==> flow/design.v <==
module SNN(
	clk,
	rst_n,
	in_valid,
	img,
	ker,
	weight,
	out_valid,
	out_data
);
input clk;
input rst_n;
input in_valid;
input [7:0] img;
input [7:0] ker;
input [7:0] weight;
output reg out_valid;
output reg [9:0] out_data;
genvar x, y;
reg [6:0] count_in;
wire [2:0] count_in_x;
wire [1:0] count_in_y;
wire [2:0] count_row;
reg [7:0] image[2:0][5:0];
reg [7:0] kernel[8:0];
reg [7:0] fc_weight[3:0];
reg conv_in_valid;
wire conv_out_valid;
reg [63:0] next_conv_in;
reg [71:0] conv_in;
wire [19:0] conv_out;
wire [7:0] conv_quantize_out;
wire conv_quantize_out_valid;
wire [7:0] max_pool_out;
wire max_pool_out_valid;
wire [16:0] fc_out_1;
wire [16:0] fc_out_2;
wire fc_out_valid;
wire [7:0] fc_quantization_out_1;
wire [7:0] fc_quantization_out_2;
wire fc_quantization_out_valid;
wire [9:0] l1_out;
wire l1_out_valid;
assign count_in_x = count_in % 'd6;
assign count_in_y = (count_in / 'd6) % 'd3;
assign count_row = (count_in / 'd6) % 'd6;
always@(posedge clk or negedge rst_n) begin
	if(!rst_n)
		count_in <= 0;
	else if(in_valid)
		count_in <= count_in + 1;
	else
		count_in <= 0;
end
generate
for(x=0;x<6;x=x+1) begin
	for(y=0;y<3;y=y+1) begin
		always@(posedge clk) begin
			if(x == count_in_x && count_in_y == y)
				image[y][x] <= img;
			else
				image[y][x] <= image[y][x];
		end
	end
end
for(x=0;x<9;x=x+1) begin
	always@(posedge clk) begin
		if(x == count_in)
			kernel[x] <= ker;
		else
			kernel[x] <= kernel[x];
	end
end
for(x=0;x<4;x=x+1) begin
	always@(posedge clk) begin
		if(in_valid && x == count_in)
			fc_weight[x] <= weight;
		else
			fc_weight[x] <= fc_weight[x];
	end
end
endgenerate
wire [23:0] row1;
wire [23:0] row2;
wire [23:0] row3;
assign row1 = {image[0][count_in_x],image[0][count_in_x-1],image[0][count_in_x-2]};
assign row2 = {image[1][count_in_x],image[1][count_in_x-1],image[1][count_in_x-2]};
assign row3 = {image[2][count_in_x],image[2][count_in_x-1],image[2][count_in_x-2]};
always@(*) begin
	case(count_in_y)
	'd2: next_conv_in = {row3[15:0],row2,row1};
	'd0: next_conv_in = {row1[15:0],row3,row2};
	'd1: next_conv_in = {row2[15:0],row1,row3};
	default: next_conv_in = 0;
	endcase
end
always@(*) begin
	if(count_row > 1 && count_in_x > 1)
		conv_in = {img,next_conv_in};
	else
		conv_in = 0;
end
always@(*) begin
	conv_in_valid = count_row > 1 && count_in_x > 1;
end
conv c1(
	.rst_n(rst_n),
	.clk(clk),
	.clk_valid(clk),
	.in_valid(conv_in_valid),
	.kernel({kernel[8],kernel[7],kernel[6],kernel[5],kernel[4],kernel[3],kernel[2],kernel[1],kernel[0]}),
	.image(conv_in),
	.out_valid(conv_out_valid),
	.out(conv_out)
);
quatization_1 q1(
	.rst_n(rst_n),
	.clk(clk),
	.in_valid(conv_out_valid),
	.in(conv_out),
	.out(conv_quantize_out),
	.out_valid(conv_quantize_out_valid)
);
max_pool m1(
	.rst_n(rst_n),
	.clk(clk),
	.in_valid(conv_quantize_out_valid),
	.in(conv_quantize_out),
	.out(max_pool_out),
	.out_valid(max_pool_out_valid)
);
fully_connect fc1(
	.rst_n(rst_n),
	.clk(clk),
	.in_valid(max_pool_out_valid),
	.in(max_pool_out),
	.weight({fc_weight[3],fc_weight[2],fc_weight[1],fc_weight[0]}),
	.out_1(fc_out_1),
	.out_2(fc_out_2),
	.out_valid(fc_out_valid)
);
quatization_2 q2(
	.rst_n(rst_n),
	.clk(clk),
	.in_valid(fc_out_valid),
	.in_1(fc_out_1),
	.in_2(fc_out_2),
	.out_1(fc_quantization_out_1),
	.out_2(fc_quantization_out_2),
	.out_valid(fc_quantization_out_valid)
);
L1_distance l1(
	.rst_n(rst_n),
	.clk(clk),
	.in_valid(fc_quantization_out_valid),
	.in_1(fc_quantization_out_1),
	.in_2(fc_quantization_out_2),
	.out(l1_out),
	.out_valid(l1_out_valid)
);
always@(posedge clk or negedge rst_n) begin
	if(!rst_n) begin
		out_data <= 0;
	end
	else if(l1_out_valid)
		out_data <= l1_out;
	else
		out_data <= 0;
end
always@(posedge clk or negedge rst_n) begin
	if(!rst_n) begin
		out_valid <= 0;
	end
	else
		out_valid <= l1_out_valid;
end
endmodule
module conv(
	input rst_n,
	input clk,
	input clk_valid,
	input in_valid,
	input [71:0] kernel,
	input [71:0] image,
	output reg out_valid,
	output reg [19:0] out
);
wire [15:0] mult_out[8:0];
genvar gen_conv;
generate
for(gen_conv=0;gen_conv<9;gen_conv=gen_conv+1)
	assign mult_out[gen_conv] = kernel[(gen_conv*8)+7:(gen_conv*8)] * image[(gen_conv*8)+7:(gen_conv*8)];
endgenerate
wire [19:0] next_out;
assign next_out = ( (mult_out[0] + mult_out[1]) + (mult_out[2] + mult_out[3]) ) + ( (mult_out[4] + mult_out[5]) + (mult_out[6] + mult_out[7]) + mult_out[8]);
always@(posedge clk) begin
	if(in_valid)
		out <= next_out;
	else
		out <= out;
end
always@(posedge clk_valid or negedge rst_n) begin
	if(!rst_n)
		out_valid <= 0;
	else
		out_valid <= in_valid;
end
endmodule
module quatization_1(
	input rst_n,
	input clk,
	input in_valid,
	input [19:0] in,
	output reg [7:0] out,
	output reg out_valid
);
wire [7:0] next_out;
assign next_out = in / 'd2295;
always@(*) begin
	out = next_out;
end
always@(*) begin
	out_valid = in_valid;
end
endmodule
module max_pool(
	input rst_n,
	input clk,
	input in_valid,
	input [7:0] in,
	output reg [7:0] out,
	output reg out_valid
);
reg [2:0] count_in;
reg [7:0] temp1;
reg [7:0] temp2;
wire [7:0] next_temp;
reg [7:0] cmp_in;
always@(posedge clk or negedge rst_n) begin
	if(!rst_n)
		count_in <= 0;
	else if(in_valid)
		count_in <= count_in + 1;
	else
		count_in <= count_in;
end
always@(posedge clk) begin
	if(in_valid && count_in == 0)
		temp1 <= in;
	else if(in_valid && (count_in == 'd1 || count_in == 'd4))
		temp1 <= next_temp;
	else
		temp1 <= temp1;
end
always@(posedge clk) begin
	if(in_valid && count_in == 'd2)
		temp2 <= in;
	else if(in_valid && (count_in == 'd3 || count_in == 'd6))
		temp2 <= next_temp;
	else
		temp2 <= temp2;
end
always@(*) begin
	case(count_in)
	'd1,'d4,'d5: cmp_in = temp1;
	'd3,'d6,'d7: cmp_in = temp2;
	default: cmp_in = temp1;
	endcase
end
assign next_temp = (cmp_in > in) ? cmp_in : in;
always@(posedge clk) begin
	if(count_in == 'd5 || count_in == 'd7)
		out <= next_temp;
	else
		out <= out;
end
always@(posedge clk or negedge rst_n) begin
	if(!rst_n)
		out_valid <= 0;
	else
		out_valid <= (count_in == 'd5 || count_in == 'd7) && in_valid;
end
endmodule
module fully_connect(
	input rst_n,
	input clk,
	input in_valid,
	input [7:0] in,
	input [31:0] weight,
	output reg [16:0] out_1,
	output reg [16:0] out_2,
	output reg out_valid
);
reg count_in;
wire [15:0] mul_out_1;
wire [15:0] mul_out_2;
reg [7:0] mul_in_1;
reg [7:0] mul_in_2;
reg [15:0] temp1;
reg [15:0] temp2;
always@(posedge clk or negedge rst_n) begin
	if(!rst_n)
		count_in <= 0;
	else if(in_valid)
		count_in <= ~count_in;
	else
		count_in <= count_in;
end
always@(*) begin
	case(count_in)
	'd0: mul_in_1 = weight[7:0];
	'd1: mul_in_1 = weight[23:16];
	endcase
end
always@(*) begin
	case(count_in)
	'd0: mul_in_2 = weight[15:8];
	'd1: mul_in_2 = weight[31:24];
	endcase
end
assign mul_out_1 = mul_in_1 * in;
assign mul_out_2 = mul_in_2 * in;
always@(posedge clk) begin
	if(in_valid)
		temp1 <= mul_out_1;
	else
		temp1 <= temp1;
end
always@(posedge clk) begin
	if(in_valid)
		temp2 <= mul_out_2;
	else
		temp2 <= temp2;
end
always@(*) begin
	if(in_valid && count_in)
		out_1 = mul_out_1 + temp1;
	else
		out_1 = 0;
end
always@(*) begin
	if(in_valid && count_in)
		out_2 = mul_out_2 + temp2;
	else
		out_2 = 0;
end
always@(*) begin
	out_valid = in_valid && count_in;
end
endmodule
module quatization_2(
	input rst_n,
	input clk,
	input in_valid,
	input [16:0] in_1,
	input [16:0] in_2,
	output reg [7:0] out_1,
	output reg [7:0] out_2,
	output reg out_valid
);
always@(*) begin
	out_1 = in_1 / 'd510;
end
always@(*) begin
	out_2 = in_2 / 'd510;
end
always@(*) begin
	out_valid = in_valid;
end
endmodule
module L1_distance(
	input rst_n,
	input clk,
	input in_valid,
	input [7:0] in_1,
	input [7:0] in_2,
	output reg [9:0] out,
	output reg out_valid
);
reg [1:0] count_in;
reg [7:0] temp [3:0];
wire [7:0] next_temp[3:0];
always@(posedge clk or negedge rst_n) begin
	if(!rst_n)
		count_in <= 0;
	else if(in_valid)
		count_in <= count_in + 1;
	else
		count_in <= count_in;
end
always@(posedge clk) begin
	if(in_valid && count_in == 0) begin
		temp[0] <= in_1;
		temp[1] <= in_2;
	end
	else if(in_valid && count_in == 'd1) begin
		temp[2] <= in_1;
		temp[3] <= in_2;
	end
	else begin
		temp[0] <= temp[0];
		temp[1] <= temp[1];
		temp[2] <= temp[2];
		temp[3] <= temp[3];
	end
end
reg [7:0] adder_in_1;
reg [7:0] adder_in_2;
reg [7:0] adder_in_3;
reg [7:0] adder_in_4;
always@(*) begin
	if(count_in == 'd2) begin
		adder_in_1 = (temp[0] > in_1) ? temp[0] - in_1 : in_1 - temp[0];
		adder_in_2 = (temp[1] > in_2) ? temp[1] - in_2 : in_2 - temp[1];
	end
	else begin
		adder_in_1 = 0;
		adder_in_2 = 0;
	end
end
always@(*) begin
	if(count_in == 'd3) begin
		adder_in_3 = (temp[2] > in_1) ? temp[2] - in_1 : in_1 - temp[2];
		adder_in_4 = (temp[3] > in_2) ? temp[3] - in_2 : in_2 - temp[3];
	end
	else begin
		adder_in_3 = 0;
		adder_in_4 = 0;
	end
end
wire [7:0] real_adder_in_1;
wire [7:0] real_adder_in_2;
assign real_adder_in_1 = (count_in == 'd3) ? adder_in_3 : adder_in_1;
assign real_adder_in_2 = (count_in == 'd3) ? adder_in_4 : adder_in_2;
wire [8:0] adder_out;
assign adder_out = real_adder_in_1 + real_adder_in_2;
reg [8:0] temp_out;
always@(posedge clk) begin
	if(count_in == 'd2)
		temp_out <= adder_out;
	else
		temp_out <= temp_out;
end
wire [9:0] sum;
wire [9:0] next_out;
assign sum = adder_out + temp_out;
assign next_out = (sum > 'd15) ? sum : 0;
always@(*) begin
	out = next_out;
end
always@(*) begin
	out_valid = count_in == 'd3 && in_valid;
end
endmodule
# Reports on SNN
# Tool output for the design above, in the order of the flow.
# Line numbers count from 1 in the design file above.
# Operators carry their Yosys type and port widths (W data, S select, Z words).
# Cell names lack the library's common part.
# Not given: -
dict set report design {
  design {SNN}
  clock {clk}
  cell_library {sky130hd}
  pvt_corner {tt_025C_1v80}
}

# Word level
# Source: Yosys, flattened and elaborated. Widths are those after wreduce. Registers that Yosys merges into a memory's read port (data or address) are not register bits. Print and check cells do not count.
dict set report classes {
  muxes 32
  multipliers 11
  n_div 7
  bitwise 2
  equal 178
  n_reduce_logical 53
  n_addsub 34
  compare 8
}
# cell n
set ops {}
lappend ops {{$mul A8 B8 Y16} 11}
lappend ops {{$pmux W8 S18} 9}
lappend ops {{$div A17 B9 Y32 const B} 2}
lappend ops {{$div A20 B12 Y32 const B} 1}
lappend ops {{$eq A5 B4 Y1 const B} 72}
lappend ops {{$pmux W64 S3} 1}
lappend ops {{$eq A5 B3 Y1 const B} 36}
lappend ops {{$mux W8} 14}
lappend ops {{$add A16 B16 Y17} 6}
lappend ops {{$mod A32 B3 Y32 const B} 1}
lappend ops {{$div A7 B3 Y32 const B} 1}
lappend ops {{$mod A7 B3 Y32 const B} 1}
lappend ops {{$eq A5 B2 Y1 const B} 18}
lappend ops {{$eq A5 B5 Y1 const B} 18}
lappend ops {{$mux W72} 1}
lappend ops {{$mod A32 B2 Y32 const B} 1}
lappend ops {{$sub A8 B8 Y8} 8}
lappend ops {{$add A20 B20 Y20} 3}
lappend ops {{$eq A5 B1 Y1 const B} 9}
lappend ops {{$logic_not A5 Y1} 9}
lappend ops {{$gt A8 B8 Y1} 5}
lappend ops {{$mux W17} 2}
lappend ops {{$logic_and A1 B1 Y1} 32}
lappend ops {{$pmux W8 S2} 2}
lappend ops {{$eq A3 B7 Y1 const A} 4}
lappend ops {{$add A20 B16 Y20} 1}
lappend ops {{$mux W10} 2}
lappend ops {{$add A3 B5 Y5 const A} 3}
# Not listed: further kinds 32, cells in them 52.
dict set report bits {
  out_inout_bits 11
  word_cells 375
  reg_bits 391
  inputBits 27
}

# Logic depth
# Longest topological path by Yosys (ltp), each cell counted once; first at word level (registers and memories cut), then after technology mapping (sequential cells cut; the memories' decode and read muxes count).
dict set report logic_depth {
  ltp_word 15
  ABC_AREA 0
  ltp_mapped 79
  ltp_nobuf 76
}

# After synthesis
# The flow's flattened synthesis, as Yosys stat reports it; memories are mapped. The netlist is that of the ABC_AREA named above (0 if unset); the other value can give another one.
# cell_type n type_area_um2
set types {}
lappend types {fa_1 570 1.14E+04}
lappend types {edfxtp_1 365 1.1E+04}
lappend types {ha_1 527 6.59E+03}
lappend types {inv_1 905 3.4E+03}
lappend types {nand2_1 571 2.14E+03}
lappend types {a21oi_1 286 1.43E+03}
lappend types {and2_1 228 1.43E+03}
lappend types {xnor2_1 160 1.4E+03}
lappend types {a22oi_1 182 1366.31}
lappend types {nor2_1 351 1.32E+03}
lappend types {o21ai_0 213 1.07E+03}
lappend types {nor2b_1 152 950.912}
lappend types {and3_1 149 932.144}
lappend types {a222oi_1 84 840.806}
lappend types {clkbuf_1 188 705.677}
lappend types {dfrtp_1 26 650.624}
lappend types {mux2i_1 65 650.624}
lappend types {o21bai_1 83 623.098}
# Other cell types: 108; their cells: 1257.
dict set report mapped {
  cells 6362
  seqArea_um2 11611.1
  buf_cells 250
  synth_area_um2 57173.6
  ff_cells 391
}
# By module: a second synthesis without flattening, with its own total; a netlist apart from the flattened one above.
dict set report unflattened {
  hier_cells 6526
  area_unflattened_um2 60402.9
}
# Rows give one instance, submodules left out.
# mod mod_seq_area_um2 instances area_um2 n_cells
set by_module {}
lappend by_module {conv 625.6 1 21015.2 2168}
lappend by_module {SNN 7897.6 1 18492.7 1854}
lappend by_module {fully_connect 985.9 1 6990.5 767}
lappend by_module {L1_distance 1281.2 1 4753.3 502}
lappend by_module {quatization_1 0.0 1 3907.5 558}
lappend by_module {quatization_2 0.0 1 3632.2 564}
lappend by_module {max_pool 820.8 1 1611.5 113}

# Path before layout
# OpenSTA on the mapped netlist: ideal clock, no wires. The path of least setup slack (recovery checks aside). Input and output delay are each 20% of the period. Register names are those of the netlist, which keeps one name where synthesis merged equal registers.
dict set report synth_timing {
  path_kind {register -> register}
  startpoint {reg fc1.count_in}
  endpoint {reg out_data[2]}
  tclk_ns 17.0
  setup_ns 0.123
  t_required_ns 16.877
  t_first_pin_ns 0.000
  arrival_time_ns 16.927
  slack_ns -0.050
  path_buffers 4
  delay_ns 17.050
  path_stages 73
  synth_period_reached_ns 17.05
}
# "delay_ns" is the arrival time less input delay plus setup time.
# "path_stages": output pins that drive a net of the path, with the launching flip-flop's if there is one; two outputs of one cell count as two.
# "synth_period_reached_ns" = period - worst setup slack (recovery checks aside). The figure is calculated, with input and output delays left at 20% of the set period.
# A register here has more assigning lines than the two given.
dict set report synth_via {
  cell_sequence {dfrtp_1 > clkbuf_1 > clkbuf_1 > mux2i_1 > nand2b_1 > fa_1 > fa_1 > inv_1 > fa_1 > inv_1 > fa_1 > inv_1 > ha_1 > a21oi_1 > o21bai_1 > a21oi_1 > xnor2_1 > ha_1 > [37 not listed] > clkbuf_1 > mux2_2 > o22ai_1 > ha_1 > a21o_1 > a21oi_1 > o21bai_1 > a21oi_1 > xnor2_1 > ha_1 > inv_1 > o21bai_1 > a21oi_1 > nor2_1 > nor2_1 > xor2_1 > a41o_1 > nor3_1}
  cells_between 38
  classes_between {12 x add/sub; 2 x mul; 2 x div; 5 x compare; 14 x mux; 1 x logic; 2 x reduce/logical}
}
# element line_no
set synth_lines {}
lappend synth_lines {{start, declared} 294} ;# reg count_in;
lappend synth_lines {{start, assigned} 305} ;# count_in <= ~count_in;
lappend synth_lines {{start, assigned} 307} ;# count_in <= count_in;
lappend synth_lines {{end, assigned} 163} ;# out_data <= 0;
lappend synth_lines {{end, assigned} 166} ;# out_data <= l1_out;
lappend synth_lines {{end, declared} 18} ;# output reg [9:0] out_data;
# No chain of elaborated cells between the ends is given.
# Some nets on the timed path still bear RTL names; the line given drives or declares the net.
# net line_no
set synth_nets {}
lappend synth_nets {fc1.mul_out_1[10] 321} ;# assign mul_out_1 = mul_in_1 * in;
lappend synth_nets {fc_quantization_out_1[1] 362} ;# out_1 = in_1 / 'd510;
lappend synth_nets {fc_quantization_out_1[0] 362}
lappend synth_nets {l1.adder_out[5] 436} ;# assign adder_out = real_adder_in_1 + real_adder_in_2;

# Timing after layout
# From the final timing report of run A: the path of least setup slack in the routed layout; clock arrival at registers is part of the times.
dict set report layout_timing {
  path_kind {register -> register}
  startpoint {reg fc1.count_in}
  endpoint {reg out_data[3]}
  path_buffers 8
  path_stages 75
  tclk_ns 11.0
  setup_ns 0.09
  t_first_pin_ns 0.70
  arrival_time_ns 18.63
  slack_ns -7.01
  t_required_ns 11.62
}
# Between the ends stands the longest chain of elaborated cells between them, by number of cells; it is not shown to be the way that was timed. Of several equally long chains one is given.
# Each line given opens the expression or statement behind the cell; cells for indexed reads and writes are added by Yosys, which also makes memories of some case tables.
# A register here has more assigning lines than the two given.
dict set report layout_via {
  cell_sequence {dfrtp_2 > clkbuf_16 > clkbuf_16 > mux2i_4 > buf_6 > nor2b_2 > fa_2 > fa_1 > ha_1 > inv_1 > fa_1 > inv_1 > ha_4 > a21oi_2 > nor2_1 > nor2_2 > o21bai_1 > a21oi_2 > [39 not listed] > mux2i_1 > a221o_1 > a21oi_1 > o21ai_0 > nand2_1 > nand2_1 > xnor2_1 > o22ai_2 > ha_4 > a21oi_2 > xnor2_2 > ha_1 > a21oi_1 > nor2_1 > nor2_1 > xor2_1 > a41o_1 > nor2_1}
  elab_chain_cells 15
  cells_between 38
  classes_between {12 x add/sub; 2 x mul; 2 x div; 5 x compare; 14 x mux; 1 x logic; 2 x reduce/logical}
}
# element line_no
set layout_lines {}
lappend layout_lines {{start, declared} 294} ;# reg count_in;
lappend layout_lines {{start, assigned} 305} ;# count_in <= ~count_in;
lappend layout_lines {{start, assigned} 307} ;# count_in <= count_in;
lappend layout_lines {{$not A1 Y1} 310} ;# case(count_in)
lappend layout_lines {{$pmux W8 S2} 310}
lappend layout_lines {{$mul A8 B8 Y16} 321} ;# assign mul_out_1 = mul_in_1 * in;
lappend layout_lines {{$add A16 B16 Y17} 337} ;# out_1 = mul_out_1 + temp1;
lappend layout_lines {{$mux W17} 336} ;# if(in_valid && count_in)
lappend layout_lines {{$div A17 B9 Y32} 362} ;# out_1 = in_1 / 'd510;
lappend layout_lines {{$sub A8 B8 Y8} 413} ;# adder_in_1 = (temp[0] > in_1) ? temp[0] - in_1 : in_1 - temp[0];
lappend layout_lines {{$mux W8} 413}
lappend layout_lines {{$mux W8} 412} ;# if(count_in == 'd2) begin
lappend layout_lines {{$mux W8} 433} ;# assign real_adder_in_1 = (count_in == 'd3) ? adder_in_3 : adder_in_1;
lappend layout_lines {{$add A8 B8 Y9} 436} ;# assign adder_out = real_adder_in_1 + real_adder_in_2;
lappend layout_lines {{$add A9 B9 Y10} 446} ;# assign sum = adder_out + temp_out;
lappend layout_lines {{$gt A10 B4 Y1} 447} ;# assign next_out = (sum > 'd15) ? sum : 0;
lappend layout_lines {{$mux W10} 447}
lappend layout_lines {{$mux W10} 165} ;# else if(l1_out_valid)
lappend layout_lines {{end, assigned} 163} ;# out_data <= 0;
lappend layout_lines {{end, assigned} 166} ;# out_data <= l1_out;
lappend layout_lines {{end, declared} 18} ;# output reg [9:0] out_data;
# Some nets on the timed path still bear RTL names; the line given drives or declares the net.
# net line_no
set layout_nets {}
lappend layout_nets {fc1.mul_out_1[9] 321}
lappend layout_nets {fc_quantization_out_1[0] 362}
lappend layout_nets {l1.adder_out[6] 436}

; Measured results for SNN: 4 stored runs of the Yosys and OpenROAD flow on sky130hd. The settings differ; the order carries no meaning. The constraints put input and output delay at 20% of the set period each and load the outputs with 0.01 pF.
; "achieved_clock_period_ns" means the clock period less the worst setup slack. The figure is calculated, with input and output delays left at 20% of the set period.
; "fin_power_mw": no workload was simulated; the value follows from the tool's default switching activity.

[run A: settings]
CELL_PAD_IN_SITES_DETAIL_PLACEMENT = 2
CELL_PAD_IN_SITES_GLOBAL_PLACEMENT = 0
CORE_MARGIN = 4
CORE_UTILIZATION = 32
CTS_CLUSTER_DIAMETER = 125
CTS_CLUSTER_SIZE = 49
GPL_TIMING_DRIVEN = 0
HOLD_SLACK_MARGIN = 0.21
MAX_ROUTING_LAYER = met4
PLACE_DENSITY_LB_ADDON = 0.24
TNS_END_PERCENT = 15
period_ns = 11.0
CAP_MARGIN = 20
SLEW_MARGIN = 20
[run A: results]
fin_power_mw = 8.328
hold_ws_ns = 0.581
ws_setup_ns = -7.008
synthArea_um2 = 57173.6
timing.setup.tns_ns = -217.643
achieved_clock_period_ns = 18.008
final_die_area_um2 = 185494.0
finalUtil_pct = 39.3

[run B: settings]
period_ns = 17.0
CAP_MARGIN = 20
CORE_MARGIN = 2
CORE_UTILIZATION = 40
SLEW_MARGIN = 20
[run B: results]
fin_power_mw = 4.452
hold_ws_ns = 0.552
ws_setup_ns = 0.785
synthArea_um2 = 57173.6
timing.setup.tns_ns = 0.000
achieved_clock_period_ns = 16.215
final_die_area_um2 = 145974.0
finalUtil_pct = 44.6

[run C: settings]
CAP_MARGIN = 0
CELL_PAD_IN_SITES_GLOBAL_PLACEMENT = 1
CORE_ASPECT_RATIO = 0.61
CORE_UTILIZATION = 43
CTS_CLUSTER_SIZE = 93
GPL_ROUTABILITY_DRIVEN = 1
PLACE_DENSITY_LB_ADDON = 0.14
SETUP_SLACK_MARGIN = 0.71
period_ns = 12.2
CORE_MARGIN = 2
SLEW_MARGIN = 20
[run C: results]
fin_power_mw = 8.235
hold_ws_ns = 0.575
ws_setup_ns = -3.296
synthArea_um2 = 57173.6
timing.setup.tns_ns = -68.002
achieved_clock_period_ns = 15.496
final_die_area_um2 = 135983.0
finalUtil_pct = 58.5

[run D: settings]
ABC_AREA = 1
CAP_MARGIN = 30
CORE_MARGIN = 3
CORE_UTILIZATION = 16
HOLD_SLACK_MARGIN = 0.14
PLACE_DENSITY = 0.44
TNS_END_PERCENT = 30
period_ns = 17.0
SLEW_MARGIN = 20
[run D: results]
fin_power_mw = 3.646
hold_ws_ns = 0.562
ws_setup_ns = 1.033
synthArea_um2 = 56221.4
timing.setup.tns_ns = 0.000
achieved_clock_period_ns = 15.967
final_die_area_um2 = 358532.0
finalUtil_pct = 19.4
